==> flow/design.v <==
`timescale 1ns / 1ps
module adder(
    input wire [7:0] in1,
    input wire [7:0] in2,
    input wire sub,  
    output wire [7:0] out
    );
    reg [7:0] tmp;
    wire s0,s1,s2,s3,s4,s5,s6,s7;
    wire co0,co1,co2,co3,co4,co5,co6,co7;
    fa f0(in1[0],in2[0],1'b0,s0,co0);
    fa f1(in1[1],in2[1],co0,s1,co1);
    fa f2(in1[2],in2[2],co1,s2,co2);
    fa f3(in1[3],in2[3],co2,s3,co3);
    fa f4(in1[4],in2[4],co3,s4,co4);
    fa f5(in1[5],in2[5],co4,s5,co5);
    fa f6(in1[6],in2[6],co5,s6,co6);
    fa f7(in1[7],in2[7],co6,s7,co7);  
    assign out = {s7,s6,s5,s4,s3,s2,s1,s0} + sub;
endmodule 
module fa( input A,
       input B,
       input CIN,
       output S,
       output COUT
       );
       assign S = A^B^CIN;
       assign COUT = (A&B) | (CIN&A) | (CIN&B);
endmodule
`timescale 1ns / 1ps
module multiplier(
    input wire [7:0] in1,
    input wire [7:0] in2,
    output wire [7:0] out 
    );
    wire [8:0] A_out1, A_out2, A_out3, A_out4, A_out5, A_out6, A_out7, A_out8;
    wire [7:0] Q_out1, Q_out2, Q_out3, Q_out4, Q_out5, Q_out6, Q_out7, Q_out8;
    wire q0_1, q0_2, q0_3, q0_4, q0_5, q0_6, q0_7, q0_8; 
    Booth B1 (
        9'h000,in1,in2,1'b0,
        A_out1,Q_out1,q0_1
        );
    Booth B2 (
        A_out1,in1,Q_out1,q0_1,
        A_out2,Q_out2,q0_2
        );
    Booth B3 (
        A_out2,in1,Q_out2,q0_2,
        A_out3,Q_out3,q0_3
        );
    Booth B4 (
        A_out3,in1,Q_out3,q0_3,
        A_out4,Q_out4,q0_4
        );
    Booth B5 (
        A_out4,in1,Q_out4,q0_4,
        A_out5,Q_out5,q0_5
        );
    Booth B6 (
        A_out5,in1,Q_out5,q0_5,
        A_out6,Q_out6,q0_6
        );
    Booth B7 (
        A_out6,in1,Q_out6,q0_6,
        A_out7,Q_out7,q0_7
        );
    Booth B8 (
        A_out7,in1,Q_out7,q0_7,
        A_out8,Q_out8,q0_8
        );
    assign out = A_out8[7:0];  
endmodule
module Booth(
    input [8:0] A_in,
    input [7:0] M,
    input [7:0] Q_in,
    input  q0,
    output reg [8:0] A_out,
    output reg [7:0] Q_out,
    output reg q0_out
    );
    wire [8:0] sum, diff;
    assign sum = A_in + {M[7], M};
    assign diff = A_in - {M[7], M};
    always@(A_in,Q_in,M,q0,sum,diff)
    begin
        case({Q_in[0],q0})
            2'b00,2'b11: {A_out, Q_out, q0_out} = {A_in[8], A_in, Q_in};
            2'b01: {A_out, Q_out, q0_out} = {sum[8], sum, Q_in};
            default: {A_out, Q_out, q0_out} = {diff[8], diff, Q_in};
        endcase
    end
endmodule
`timescale 1ns / 1ps
module register(
    input wire [7:0] din,
    input wire clk,
    input wire reset,
    input wire ld,
    output reg [7:0] data
    );
    always@(posedge clk or posedge reset)
    begin
        if(reset == 1)
            data <= 0;
        else if(ld == 1)
            data <= din;
    end
endmodule
`timescale 1ns / 1ps
module controller(
    input wire clk,
    input wire reset,
    output reg [3:0] state,
    output reg [9:0] load, mul_en, add1_en, add2_en, mul_read, add1_read, add2_read  
    );
    parameter [3:0] s1 = 4'b0000,
                    s2 = 4'b0001,
                    s3 = 4'b0011,
                    s4 = 4'b0010,
                    s5 = 4'b0110,
                    s6 = 4'b0111,
                    s7 = 4'b1111,
                    s8 = 4'b1110,
                    s9 = 4'b1010,
                    s10 = 4'b1011,
                    s11 = 4'b1001,
                    s12 = 4'b1000;
    reg not_first_flag;  
    always@(posedge clk or posedge reset)
    begin
        if(reset)
            begin
                state <= s1;
                not_first_flag <= 1'b0;
            end
        else
        begin
            if(state == s3)
                not_first_flag <= 1'b1;
            case(state)
                s1: state <= s2;
                s2: state <= s3;
                s3: state <= s4;
                s4: state <= s5;
                s5: state <= s6;
                s6: state <= s7;
                s7: state <= s8;
                s8: state <= s9;
                s9: state <= s10;
                s10: state <= s11;
                s11: state <= s12;
                s12: state <= s1;
                default: state <= s1;
            endcase
        end       
    end
    always@(*)
    begin
        load = 0;
        mul_en = 0;
        add1_en = 0;
        add2_en = 0;
        mul_read = 0;
        add1_read = 0;
        add2_read = 0;
        case(state)
            s1: 
                begin
                    load = 10'b0000000001;
                    if(not_first_flag)
                    begin
                        mul_en = 0; 
                        add1_en = 10'b1000001000; 
                        add2_en = 10'b0001000100; 
                        mul_read = 0; 
                        add1_read = 10'b0000000100;
                        add2_read = 0;
                    end
                end
            s2: 
                begin
                    load = 10'b0000000010;
                    if(not_first_flag)
                    begin
                        mul_en = 0; 
                        add1_en = 0; 
                        add2_en = 10'b0010001000; 
                        mul_read = 0; 
                        add1_read = 10'b0000001000;
                        add2_read = 0;
                    end
                end
            s3:
                begin
                    load = 10'b0000000100; 
                    mul_en = 0; 
                    add1_en = 0; 
                    add2_en = 0; 
                    mul_read = 0; 
                    add1_read = 0;
                    add2_read = 0;
                end
            s4:
                begin
                    load = 10'b0000001000;
                    mul_en = 0;
                    add1_en = 0; 
                    add2_en = 0; 
                    mul_read = 0;
                    add1_read = 0;
                    add2_read = 0;
                end
            s5:
                begin
                    load = 10'b0000010000;
                    mul_en = 0;
                    add1_en = 0; 
                    add2_en = 0; 
                    mul_read = 0;
                    add1_read = 0;
                    add2_read = 0;
                end
            s6:
                begin
                    load = 10'b0000100000;
                    mul_en = 10'b0000010001;  
                    add1_en = 0; 
                    add2_en = 0; 
                    mul_read = 0;
                    add1_read = 0;
                    add2_read = 0;
                end
            s7:
                begin
                    load = 10'b0001000000;
                    mul_en = 10'b0000100010;  
                    add1_en = 0; 
                    add2_en = 0; 
                    mul_read = 10'b0000000001;  
                    add1_read = 0;
                    add2_read = 0;
                end
            s8:
                begin
                    load = 10'b0010000000;  
                    mul_en = 10'b0001000100;  
                    add1_en = 0; 
                    add2_en = 0; 
                    mul_read = 10'b0000000010;  
                    add1_read = 0;
                    add2_read = 0;
                end
            s9:
                begin
                    load = 10'b0100000000;  
                    mul_en = 10'b0010001000;  
                    add1_en = 0; 
                    add2_en = 0; 
                    mul_read = 10'b0000000100;  
                    add1_read = 0;
                    add2_read = 0;
                end
            s10:
                begin
                    load = 10'b1000000000;  
                    mul_en = 0; 
                    add1_en = 10'b0100000001; 
                    add2_en = 0; 
                    mul_read = 10'b0000001000;  
                    add1_read = 0;
                    add2_read = 0;
                end
            s11:
                begin
                    load = 10'b0100000000;  
                    mul_en = 0; 
                    add1_en = 10'b1000000010; 
                    add2_en = 10'b0000010001; 
                    mul_read = 0; 
                    add1_read = 10'b0000000001;
                    add2_read = 0;
                end
            s12:
                begin
                    load = 10'b1000000000;  
                    mul_en = 0; 
                    add1_en = 10'b0100000100; 
                    add2_en = 10'b0000100010; 
                    mul_read = 0; 
                    add1_read = 10'b0000000010;
                    add2_read = 0;
                end
            default: 
                load = 0;
        endcase
    end
endmodule
`timescale 1ns / 1ps
module datapath(
    input wire clk,
    input wire reset,
    input wire [3:0] state,
    input wire [7:0] next_in,
    input wire [9:0] load, mul_en, add1_en, add2_en, mul_read, add1_read, add2_read,  
    output wire [7:0] r1,r2,r3,r4,r5,r6,r7,r8,r9,r10,  
    output reg [7:0] f
    );
    parameter [3:0] s1 = 4'b0000,
                    s2 = 4'b0001,
                    s3 = 4'b0011,
                    s4 = 4'b0010,
                    s5 = 4'b0110,
                    s6 = 4'b0111,
                    s7 = 4'b1111,
                    s8 = 4'b1110,
                    s9 = 4'b1010,
                    s10 = 4'b1011,
                    s11 = 4'b1001,
                    s12 = 4'b1000;
    wire [7:0] sum1,sum2,prod;  
    reg [7:0] add11,add12,add21,add22,mul1,mul2;
    reg not_first_flag;  
    adder A1(add11,add12,1'b0,sum1);  
    adder A2(add21,~add22,1'b1,sum2);  
    multiplier M1(mul1,mul2,prod);
    register reg1((load[0]) ? next_in : (mul_read[0]) ? prod : (add1_read[0]) ? sum1 : (add2_read[0]) ? sum2 : 8'b0,
        clk,reset,
        load[0] || mul_read[0] || add1_read[0] || add2_read[0],
        r1);
    register reg2((load[1]) ? next_in : (mul_read[1]) ? prod : (add1_read[1]) ? sum1 : (add2_read[1]) ? sum2 : 8'b0,
        clk,reset,
        load[1] || mul_read[1] || add1_read[1] || add2_read[1],
        r2);
    register reg3((load[2]) ? next_in : (mul_read[2]) ? prod : (add1_read[2]) ? sum1 : (add2_read[2]) ? sum2 : 8'b0,
        clk,reset,
        load[2] || mul_read[2] || add1_read[2] || add2_read[2],
        r3);
    register reg4((load[3]) ? next_in : (mul_read[3]) ? prod : (add1_read[3]) ? sum1 : (add2_read[3]) ? sum2 : 8'b0,
        clk,reset,
        load[3] || mul_read[3] || add1_read[3] || add2_read[3],
        r4);
    register reg5((load[4]) ? next_in : (mul_read[4]) ? prod : (add1_read[4]) ? sum1 : (add2_read[4]) ? sum2 : 8'b0,
        clk,reset,
        load[4] || mul_read[4] || add1_read[4] || add2_read[4],
        r5);
    register reg6((load[5]) ? next_in : (mul_read[5]) ? prod : (add1_read[5]) ? sum1 : (add2_read[5]) ? sum2 : 8'b0,
        clk,reset,
        load[5] || mul_read[5] || add1_read[5] || add2_read[5],
        r6);
    register reg7((load[6]) ? next_in : (mul_read[6]) ? prod : (add1_read[6]) ? sum1 : (add2_read[6]) ? sum2 : 8'b0,
        clk,reset,
        load[6] || mul_read[6] || add1_read[6] || add2_read[6],
        r7);
    register reg8((load[7]) ? next_in : (mul_read[7]) ? prod : (add1_read[7]) ? sum1 : (add2_read[7]) ? sum2 : 8'b0,
        clk,reset,
        load[7] || mul_read[7] || add1_read[7] || add2_read[7],
        r8);
    register reg9((load[8]) ? next_in : (mul_read[8]) ? prod : (add1_read[8]) ? sum1 : (add2_read[8]) ? sum2 : 8'b0,
        clk,reset,
        load[8] || mul_read[8] || add1_read[8] || add2_read[8],
        r9);
    register reg10((load[9]) ? next_in : (mul_read[9]) ? prod : (add1_read[9]) ? sum1 : (add2_read[9]) ? sum2 : 8'b0,
        clk,reset,
        load[9] || mul_read[9] || add1_read[9] || add2_read[9],
        r10);
    always@(posedge clk or posedge reset)
    begin
        if(reset)
        begin
            f <= 0;     
            not_first_flag <= 1'b0;
        end
        else
        begin
            case(state)
                s1, s2, s3:
                    if(not_first_flag)
                        f <= sum2;
                s4:
                    not_first_flag <= 1'b1;
                s12:
                    f <= sum2;
                default: ;
            endcase
        end
    end
    always@(posedge clk)
    begin
        case(state)
            s1:
                begin
                    if(not_first_flag)
                    begin
                        add11 <= r4;
                        add12 <= r10;
                        add21 <= sum1;
                        add22 <= r7;
                    end
                end
            s2:
                begin
                    if(not_first_flag)
                    begin
                        add21 <= sum1;
                        add22 <= r8;
                    end
                end
            s6:  
                begin
                    mul1 <= r1;
                    mul2 <= r5;
                end
            s7:  
                begin
                    mul1 <= r2;
                    mul2 <= r6;
                end
            s8:  
                begin
                    mul1 <= r3;
                    mul2 <= r7;
                end
            s9:  
                begin
                    mul1 <= r4;
                    mul2 <= r8;
                end
            s10:  
                begin
                    add11 <= r1;
                    add12 <= r9;
                end
            s11:  
                begin
                    add11 <= r2;
                    add12 <= r10;
                    add21 <= sum1;
                    add22 <= r5;
                end
            s12:  
                begin
                    add11 <= r3;
                    add12 <= r9;
                    add21 <= sum1;
                    add22 <= r6;
                end
            default: ;
        endcase
    end
endmodule
`timescale 1ns / 1ps
module top(
    input wire clk,
    input wire reset,
    input wire [7:0] next_in,
    output wire [7:0] f
    );
    wire [7:0] r1,r2,r3,r4,r5,r6,r7,r8,r9,r10;  
    wire [9:0] load, mul_en, add1_en, add2_en, mul_read, add1_read, add2_read;
    wire [3:0] state;
    controller C1(
        clk,
        reset,
        state,
        load, mul_en, add1_en, add2_en, mul_read, add1_read, add2_read  
    );
    datapath DP1(
        clk,
        reset,
        state,
        next_in,
        load, mul_en, add1_en, add2_en, mul_read, add1_read, add2_read,  
        r1,r2,r3,r4,r5,r6,r7,r8,r9,r10,  
        f
    );
endmodule
Wiki page: top / tool data

== Tool chain data of top ==
Tool output for the design above before and after an edit, in the order of the flow.
"before" refers to lines of the RTL above, "after" to lines of the edited file.
"difference" is "after" less "before", of the values as shown; "rel. change" is that difference over "before", in percent.
Library cell names are shortened.
The mark - stands for no value.

* Top: top
* Clock port: clk
* Cell library: sky130hd
* Library corner: tt_025C_1v80

== Diff ==
Unified diff, file above to edited file.
A script made this edit. It changes what the design does and was not meant as an optimisation.

<pre>
@@ -81,5 +81,5 @@
     );
     wire [8:0] sum, diff;
-    assign sum = A_in + {M[7], M};
+    assign sum = A_in | {M[7], M};
     assign diff = A_in - {M[7], M};
     always@(A_in,Q_in,M,q0,sum,diff)
</pre>

== Elaborated design ==
Source: Yosys, flattened and elaborated, memories not mapped. Widths are those after wreduce. Registers that Yosys merges into a memory's read port (data or address) are not register bits. Print and check cells do not count. Equal cells are merged and count once.
Yosys's memory passes give these memory sizes; they may raise the number of words (mostly to a power of two), join words into wider ones and drop unused or constant bits.

{| class="wikitable"
|+ Cells by class
! element !! before !! after !! difference !! rel. change (%)
|-
| bitwise logic cells || 93 || 100 || +7 || +7.53
|-
| shift-type cells || 0 || 0 || 0 || -
|-
| reduce/logical cells || 52 || 52 || 0 || 0.00
|-
| mux-type cells || 56 || 56 || 0 || 0.00
|-
| multipliers || 0 || 0 || 0 || -
|-
| magnitude comparators || 0 || 0 || 0 || -
|-
| eq/ne operators || 29 || 29 || 0 || 0.00
|-
| add/subtract/negate cells || 16 || 9 || -7 || -43.75
|-
| divide/modulo/power cells || 0 || 0 || 0 || -
|}

{| class="wikitable"
|+ Operator list
! kind !! before !! after !! difference !! rel. change (%)
|-
| 9-bit adder || 7 || 0 || -7 || -100.00
|-
| 9-bit bitwise OR || 0 || 7 || +7 || -
|}

Operator kinds equal on both sides are left out: 37.

{| class="wikitable"
|+ Bit counts
! element !! before !! after !! difference !! rel. change (%)
|-
| flip-flop bits (word level) || 138 || 138 || 0 || 0.00
|-
| memory cells || 1 || 1 || 0 || 0.00
|-
| input port bits || 10 || 10 || 0 || 0.00
|-
| word width x clocked read ports || 4 || 4 || 0 || 0.00
|-
| elaborated cells || 266 || 266 || 0 || 0.00
|-
| output and inout port bits || 8 || 8 || 0 || 0.00
|-
| bits in read-only memories || 64 || 64 || 0 || 0.00
|-
| bits in latches || 0 || 0 || 0 || -
|-
| bits in writable memories || 0 || 0 || 0 || -
|}

{| class="wikitable"
|+ Memories
! element !! before !! after
|-
| words x width with read and write ports || 16 x 4 bit 1R0W || 16 x 4 bit 1R0W
|}

== Longest topological paths ==
Depth = most cells in a row (Yosys ltp): at word level without a register or memory, in the mapped netlist without a sequential cell, where the memories' decode and read muxes count.

{| class="wikitable"
|+ Depth
! element !! before !! after !! difference !! rel. change (%)
|-
| depth after elaboration || 25 || 25 || 0 || 0.00
|-
| ABC_AREA || 0 || 0 || - || -
|-
| depth in mapped cells || 55 || 62 || +7 || +12.73
|-
| mapped depth without buffers || 53 || 61 || +8 || +15.09
|}

== Synthesis result ==
Source: synth_stat.txt of the flow (Yosys; design flattened, memories mapped). It holds for the ABC_AREA given above (unset counts as 0); a run with the other value may have another netlist.

{| class="wikitable"
|+ Cell types
! type !! before !! after !! difference !! rel. change (%)
|-
| inv_1 || 61 || 129 || +68 || +111.48
|-
| ha_1 || 63 || 118 || +55 || +87.30
|-
| a21oi_1 || 67 || 117 || +50 || +74.63
|-
| xnor2_1 || 66 || 20 || -46 || -69.70
|-
| nand3_1 || 24 || 63 || +39 || +162.50
|-
| xor2_1 || 46 || 13 || -33 || -71.74
|-
| a222oi_1 || 56 || 25 || -31 || -55.36
|-
| nand2_1 || 160 || 137 || -23 || -14.38
|-
| nand2b_1 || 6 || 24 || +18 || +300.00
|-
| o21ai_0 || 51 || 66 || +15 || +29.41
|-
| nor2_1 || 106 || 92 || -14 || -13.21
|-
| and2_1 || 7 || 21 || +14 || +200.00
|-
| nor2b_1 || 14 || 27 || +13 || +92.86
|-
| a31oi_1 || 10 || 21 || +11 || +110.00
|-
| o21a_1 || 10 || 21 || +11 || +110.00
|-
| o211ai_1 || 3 || 14 || +11 || +366.67
|-
| nor4_1 || 12 || 2 || -10 || -83.33
|-
| o22ai_1 || 1 || 11 || +10 || +1000.00
|}

Cell types equal on both sides are left out: 10.
Not every row of either side is listed.

{| class="wikitable"
|+ Synthesis totals
! element !! before !! after !! difference !! rel. change (%)
|-
| synthesis area (sq um) || 11787.6 || 12618.4 || +830.8 || +7.05
|-
| mapped cells || 1286 || 1464 || +178 || +13.84
|-
| area of sequential cells (sq um) || 3793.6 || 3793.6 || 0.0 || 0.00
|-
| flip-flops || 142 || 142 || 0 || 0.00
|}

By module: a second synthesis without flattening, with its own total; a netlist apart from the flattened one above.

{| class="wikitable"
|+ Second synthesis, totals
! element !! before !! after !! difference !! rel. change (%)
|-
| cells (unflattened synthesis) || 1960 || 2064 || +104 || +5.31
|-
| area (unflattened synthesis) (sq um) || 16359.4 || 17030.1 || +670.7 || +4.10
|}

Rows give one instance, submodules left out.

{| class="wikitable"
|+ Modules, before
! module !! area (sq um) !! instances !! cells !! sequential area (sq um)
|-
| Booth || 757.0 || 8 || 112 || 0.0
|-
| datapath || 5572.8 || 1 || 731 || 1666.6
|-
| register || 335.3 || 10 || 18 || 200.2
|-
| controller || 795.8 || 1 || 102 || 125.1
|-
| fa || 20.0 || 16 || 1 || 0.0
|-
| adder || 128.9 || 2 || 17 || 0.0
|-
| multiplier || 3.8 || 1 || 1 || 0.0
|-
| top || 0.0 || 1 || 0 || 0.0
|}

{| class="wikitable"
|+ Modules, after
! module !! area (sq um) !! instances !! cells !! sequential area (sq um)
|-
| Booth || 840.8 || 8 || 125 || 0.0
|-
| datapath || 5572.8 || 1 || 731 || 1666.6
|-
| register || 335.3 || 10 || 18 || 200.2
|-
| controller || 795.8 || 1 || 102 || 125.1
|-
| fa || 20.0 || 16 || 1 || 0.0
|-
| adder || 128.9 || 2 || 17 || 0.0
|-
| multiplier || 3.8 || 1 || 1 || 0.0
|-
| top || 0.0 || 1 || 0 || 0.0
|}

== Path before layout ==
Path of least setup slack by OpenSTA after synthesis, without wires, with an ideal clock, recovery checks aside; 20% of the period is set as input and as output delay. Where synthesis merged equal registers, the netlist keeps one of their names.

{| class="wikitable"
|+ Path post-synthesis
! element !! before !! after !! difference !! rel. change (%)
|-
| path type || reg-to-reg || reg-to-reg || - || -
|-
| start || register DP1.mul1[0] || register DP1.mul1[1] || - || -
|-
| end || register DP1.reg2.data[7] || register DP1.reg1.data[6] || - || -
|-
| launch time at the first pin (ns) || 0.000 || 0.000 || 0.000 || -
|-
| setup time (ns) || 0.134 || 0.077 || -0.057 || -
|-
| buffers on the path || 3 || 0 || -3 || -100.00
|-
| path delay (ns) || 11.274 || 10.726 || -0.548 || -4.86
|-
| clock period (ns) || 12.0 || 12.0 || 0.0 || 0.00
|-
| arrival time (ns) || 11.140 || 10.649 || -0.491 || -4.41
|-
| slack (ns) || 0.726 || 1.275 || +0.549 || -
|-
| data required time (ns) || 11.866 || 11.923 || +0.057 || +0.48
|-
| driving pins on the path || 51 || 55 || +4 || +7.84
|-
| synthesis period reached (ns) || 11.274 || 10.725 || -0.549 || -4.87
|}

"path delay" is the arrival time less input delay plus setup time.
"driving pins on the path" counts driving pins, that of a launching flip-flop among them; a cell with two outputs on the path counts twice.
"synthesis period reached" is the clock period less the worst setup slack; recovery checks do not enter. This is arithmetic on one report: input and output delays are still those of the set period (20% each).
The rows between start and end are the longest chain of elaborated cells between them; the timing report does not say that the signal goes this way. Where chains are equally long, one stands for them.
Each line given opens the expression or statement behind the cell; cells for indexed reads and writes are added by Yosys, which also makes memories of some case tables.
A register here has more assigning lines than the two given.

On the way, post-synthesis, before:
* Cell sequence: edfxtp_1 -> clkbuf_1 -> inv_1 -> ha_1 -> buf_2 -> nor3b_2 -> buf_6 -> mux2i_2 -> ha_1 -> a21o_1 -> a31o_2 -> xnor2_1 -> o21ai_0 -> ha_1 -> a21oi_1 -> nand3b_1 -> or4_1 -> a221o_1 -> [15 not listed] -> o21ai_0 -> o31a_1 -> ha_1 -> nor3_1 -> a21oi_1 -> a21boi_0 -> a311oi_1 -> xor2_1 -> ha_1 -> or3b_2 -> mux4_2 -> nand2_1 -> ha_1 -> a21o_1 -> a31oi_1 -> mux2i_1 -> xor2_1 -> o21ai_1
* Length of the longest elaborated chain: 18
* Elaborated cells on any way between the ends: 25
* Source lines of those cells: 4

{| class="wikitable"
|+ Ends and longest elaborated chain, post-synthesis, before
! element !! RTL line !! RTL
|-
| start: declaration || 322 || <nowiki>reg [7:0] add11,add12,add21,add22,mul1,mul2;</nowiki>
|-
| start: assignment || 411 || <nowiki>mul1 <= r1;</nowiki>
|-
| start: assignment || 416 || <nowiki>mul1 <= r2;</nowiki>
|-
| 1-bit by 8-bit subtractor with 9-bit output || 84 || <nowiki>assign diff = A_in - {M[7], M};</nowiki>
|-
| 18-bit two-way mux || 87 || <nowiki>case({Q_in[0],q0})</nowiki>
|-
| 9-bit subtractor || 84 ||
|-
| 18-bit case mux with 2-bit select || 87 ||
|-
| 9-bit subtractor || 84 ||
|-
| 18-bit case mux with 2-bit select || 87 ||
|-
| 9-bit subtractor || 84 ||
|-
| [3 not listed] || - ||
|-
| 9-bit subtractor || 84 ||
|-
| 18-bit case mux with 2-bit select || 87 ||
|-
| 9-bit subtractor || 84 ||
|-
| 18-bit case mux with 2-bit select || 87 ||
|-
| 9-bit subtractor || 84 ||
|-
| 17-bit case mux with 2-bit select || 87 ||
|-
| 8-bit two-way mux x2 || 331 || <nowiki>register reg2((load[1]) ? next_in : (mul_read[1]) ? prod : (add1_read[1]) ? sum1 : (add2_read[1]) ? sum2 : 8'b ...</nowiki>
|-
| end: assignment || 105 || <nowiki>data <= 0;</nowiki>
|-
| end: assignment || 107 || <nowiki>data <= din;</nowiki>
|-
| end: declaration || 100 || <nowiki>output reg [7:0] data</nowiki>
|}

On the way, post-synthesis, after:
* Cell sequence: edfxtp_1 -> inv_1 -> ha_1 -> xor2_1 -> or2_2 -> ha_1 -> or2_2 -> o211ai_1 -> mux2i_1 -> or2_2 -> inv_1 -> ha_1 -> a211oi_1 -> nor2_1 -> o21a_1 -> nor2_1 -> xnor2_1 -> o221a_2 -> [19 not listed] -> ha_1 -> a21oi_1 -> nand2b_1 -> or3_1 -> a21oi_1 -> a311oi_1 -> mux2_2 -> ha_1 -> a21oi_1 -> o21bai_1 -> a21oi_1 -> o21ai_0 -> nand2_1 -> nand2_1 -> nand2_1 -> o31ai_1 -> nand3b_1 -> o21ai_1
* Length of the longest elaborated chain: 18
* Elaborated cells on any way between the ends: 25
* Source lines of those cells: 4

{| class="wikitable"
|+ Ends and longest elaborated chain, post-synthesis, after
! element !! RTL line !! RTL
|-
| start: declaration || 322 || <nowiki>reg [7:0] add11,add12,add21,add22,mul1,mul2;</nowiki>
|-
| start: assignment || 411 || <nowiki>mul1 <= r1;</nowiki>
|-
| start: assignment || 416 || <nowiki>mul1 <= r2;</nowiki>
|-
| 1-bit by 8-bit subtractor with 9-bit output || 84 || <nowiki>assign diff = A_in - {M[7], M};</nowiki>
|-
| 18-bit two-way mux || 87 || <nowiki>case({Q_in[0],q0})</nowiki>
|-
| 9-bit subtractor || 84 ||
|-
| 18-bit case mux with 2-bit select || 87 ||
|-
| 9-bit subtractor || 84 ||
|-
| 18-bit case mux with 2-bit select || 87 ||
|-
| 9-bit subtractor || 84 ||
|-
| [3 not listed] || - ||
|-
| 9-bit subtractor || 84 ||
|-
| 18-bit case mux with 2-bit select || 87 ||
|-
| 9-bit subtractor || 84 ||
|-
| 18-bit case mux with 2-bit select || 87 ||
|-
| 9-bit subtractor || 84 ||
|-
| 17-bit case mux with 2-bit select || 87 ||
|-
| 8-bit two-way mux x2 || 327 || <nowiki>register reg1((load[0]) ? next_in : (mul_read[0]) ? prod : (add1_read[0]) ? sum1 : (add2_read[0]) ? sum2 : 8'b ...</nowiki>
|-
| end: assignment || 105 || <nowiki>data <= 0;</nowiki>
|-
| end: assignment || 107 || <nowiki>data <= din;</nowiki>
|-
| end: declaration || 100 || <nowiki>output reg [7:0] data</nowiki>
|}

== Worst path after layout ==
Path of least setup slack in the final report of each run of pair 1 (OpenROAD, finished layout, wires in). Where an end is a register, its clock arrival counts in the times.

{| class="wikitable"
|+ Path post-layout
! element !! before !! after !! difference !! rel. change (%)
|-
| path type || reg-to-reg || reg-to-reg || - || -
|-
| start || register DP1.mul1[0] || register DP1.mul1[0] || - || -
|-
| end || register DP1.reg2.data[7] || register DP1.reg2.data[2] || - || -
|-
| launch time at the first pin (ns) || 0.42 || 0.41 || -0.01 || -2.38
|-
| setup time (ns) || 0.13 || 0.09 || -0.04 || -
|-
| clock period (ns) || 12.0 || 12.0 || 0.0 || 0.00
|-
| arrival time (ns) || 11.69 || 11.65 || -0.04 || -0.34
|-
| slack (ns) || 0.60 || 0.69 || +0.09 || -
|-
| driving pins on the path || 48 || 48 || 0 || 0.00
|-
| buffers on the path || 1 || 1 || 0 || 0.00
|-
| data required time (ns) || 12.29 || 12.33 || +0.04 || +0.33
|}

The rows between start and end are the longest chain of elaborated cells between them; the timing report does not say that the signal goes this way. Where chains are equally long, one stands for them.
A register here has more assigning lines than the two given.

On the way, post-layout, before:
* Cell sequence: edfxtp_1 -> buf_4 -> or4_4 -> and3_1 -> ha_1 -> a21o_1 -> xnor2_1 -> a21oi_1 -> ha_1 -> a21o_1 -> a21oi_1 -> nand3b_1 -> or4_1 -> a221o_1 -> and3_1 -> o31a_1 -> or3_1 -> and3_1 -> [12 not listed] -> o31a_1 -> ha_4 -> a21o_1 -> a21oi_1 -> o31ai_1 -> a21oi_1 -> a311oi_2 -> xor2_1 -> ha_1 -> or3b_2 -> mux4_2 -> nand2_1 -> ha_1 -> a21o_1 -> a31oi_1 -> mux2i_1 -> xor2_2 -> o21ai_1
* Length of the longest elaborated chain: 18
* Elaborated cells on any way between the ends: 25
* Source lines of those cells: 4

{| class="wikitable"
|+ Ends and longest elaborated chain, post-layout, before
! element !! RTL line !! RTL
|-
| start: declaration || 322 || <nowiki>reg [7:0] add11,add12,add21,add22,mul1,mul2;</nowiki>
|-
| start: assignment || 411 || <nowiki>mul1 <= r1;</nowiki>
|-
| start: assignment || 416 || <nowiki>mul1 <= r2;</nowiki>
|-
| 1-bit by 8-bit subtractor with 9-bit output || 84 || <nowiki>assign diff = A_in - {M[7], M};</nowiki>
|-
| 18-bit two-way mux || 87 || <nowiki>case({Q_in[0],q0})</nowiki>
|-
| 9-bit subtractor || 84 ||
|-
| 18-bit case mux with 2-bit select || 87 ||
|-
| 9-bit subtractor || 84 ||
|-
| 18-bit case mux with 2-bit select || 87 ||
|-
| 9-bit subtractor || 84 ||
|-
| [3 not listed] || - ||
|-
| 9-bit subtractor || 84 ||
|-
| 18-bit case mux with 2-bit select || 87 ||
|-
| 9-bit subtractor || 84 ||
|-
| 18-bit case mux with 2-bit select || 87 ||
|-
| 9-bit subtractor || 84 ||
|-
| 17-bit case mux with 2-bit select || 87 ||
|-
| 8-bit two-way mux x2 || 331 || <nowiki>register reg2((load[1]) ? next_in : (mul_read[1]) ? prod : (add1_read[1]) ? sum1 : (add2_read[1]) ? sum2 : 8'b ...</nowiki>
|-
| end: assignment || 105 || <nowiki>data <= 0;</nowiki>
|-
| end: assignment || 107 || <nowiki>data <= din;</nowiki>
|-
| end: declaration || 100 || <nowiki>output reg [7:0] data</nowiki>
|}

On the way, post-layout, after:
* Cell sequence: edfxtp_1 -> buf_4 -> o31a_1 -> or3_1 -> ha_1 -> or2_2 -> o211ai_1 -> mux2i_1 -> or2_2 -> inv_1 -> ha_1 -> a21oi_2 -> mux2i_1 -> o211ai_1 -> a22oi_2 -> ha_2 -> and3_1 -> a21o_1 -> [12 not listed] -> o31ai_1 -> o21ai_0 -> xnor2_1 -> a2bb2oi_1 -> ha_1 -> nand4b_1 -> nor3b_1 -> o22ai_1 -> o2bb2ai_1 -> a31oi_1 -> a21boi_1 -> ha_1 -> and2_1 -> nand4b_1 -> nor3_1 -> nor4b_1 -> or4_1 -> o21ai_1
* Length of the longest elaborated chain: 18
* Elaborated cells on any way between the ends: 25
* Source lines of those cells: 4

{| class="wikitable"
|+ Ends and longest elaborated chain, post-layout, after
! element !! RTL line !! RTL
|-
| start: declaration || 322 || <nowiki>reg [7:0] add11,add12,add21,add22,mul1,mul2;</nowiki>
|-
| start: assignment || 411 || <nowiki>mul1 <= r1;</nowiki>
|-
| start: assignment || 416 || <nowiki>mul1 <= r2;</nowiki>
|-
| 1-bit by 8-bit subtractor with 9-bit output || 84 || <nowiki>assign diff = A_in - {M[7], M};</nowiki>
|-
| 18-bit two-way mux || 87 || <nowiki>case({Q_in[0],q0})</nowiki>
|-
| 9-bit subtractor || 84 ||
|-
| 18-bit case mux with 2-bit select || 87 ||
|-
| 9-bit subtractor || 84 ||
|-
| 18-bit case mux with 2-bit select || 87 ||
|-
| 9-bit subtractor || 84 ||
|-
| [3 not listed] || - ||
|-
| 9-bit subtractor || 84 ||
|-
| 18-bit case mux with 2-bit select || 87 ||
|-
| 9-bit subtractor || 84 ||
|-
| 18-bit case mux with 2-bit select || 87 ||
|-
| 9-bit subtractor || 84 ||
|-
| 17-bit case mux with 2-bit select || 87 ||
|-
| 8-bit two-way mux x2 || 331 || <nowiki>register reg2((load[1]) ? next_in : (mul_read[1]) ? prod : (add1_read[1]) ? sum1 : (add2_read[1]) ? sum2 : 8'b ...</nowiki>
|-
| end: assignment || 105 || <nowiki>data <= 0;</nowiki>
|-
| end: assignment || 107 || <nowiki>data <= din;</nowiki>
|-
| end: declaration || 100 || <nowiki>output reg [7:0] data</nowiki>
|}

== Flow runs ==
Both versions went through the flow (Yosys, OpenROAD) with the same settings in each pair. Constraints: input delay and output delay 20% of the set period each, output load 0.01 pF.

Flow settings, pair 1:
* period_ns: 12.0
* CAP_MARGIN: 20
* CORE_MARGIN: 2
* CORE_UTILIZATION: 40
* SLEW_MARGIN: 20

{| class="wikitable"
|+ Final reports, pair 1
! element !! before !! after !! difference !! rel. change (%)
|-
| die outline area (sq um) || 30858.2 || 32982.2 || +2124.0 || +6.88
|-
| cell area after synthesis (sq um) || 11787.6 || 12618.4 || +830.8 || +7.05
|-
| post-route setup TNS (ns) || 0.000 || 0.000 || 0.000 || -
|-
| power (mW) || 1.607 || 1.545 || -0.062 || -3.86
|-
| worst hold slack after layout (ns) || 0.500 || 0.501 || +0.001 || -
|-
| setup slack of the critical path (ns) || 0.604 || 0.688 || +0.084 || -
|-
| standard-cell area after layout (sq um) || 13160.1 || 14010.9 || +850.8 || +6.46
|}

Flow settings, pair 2:
* ABC_AREA: 1
* CELL_PAD_IN_SITES_DETAIL_PLACEMENT: 0
* CELL_PAD_IN_SITES_GLOBAL_PLACEMENT: 0
* CORE_ASPECT_RATIO: 1.79
* CORE_MARGIN: 7
* CORE_UTILIZATION: 16
* CTS_CLUSTER_SIZE: 64
* GPL_ROUTABILITY_DRIVEN: 0
* GPL_TIMING_DRIVEN: 0
* MAX_ROUTING_LAYER: met4
* MIN_ROUTING_LAYER: met1
* PLACE_DENSITY: 0.95
* SLEW_MARGIN: 40
* TNS_END_PERCENT: 45
* period_ns: 13.2
* CAP_MARGIN: 20

{| class="wikitable"
|+ Final reports, pair 2
! element !! before !! after !! difference !! rel. change (%)
|-
| die outline area (sq um) || 81890.4 || 78659.6 || -3230.8 || -3.95
|-
| cell area after synthesis (sq um) || 11802.6 || 11312.1 || -490.5 || -4.16
|-
| post-route setup TNS (ns) || 0.000 || 0.000 || 0.000 || -
|-
| power (mW) || 1.457 || 1.392 || -0.065 || -4.46
|-
| worst hold slack after layout (ns) || 0.482 || 0.483 || +0.001 || -
|-
| setup slack of the critical path (ns) || 2.916 || 3.146 || +0.230 || -
|-
| standard-cell area after layout (sq um) || 13817.0 || 13427.9 || -389.1 || -2.82
|}

"power": no workload was simulated; the value follows from the tool's default switching activity.
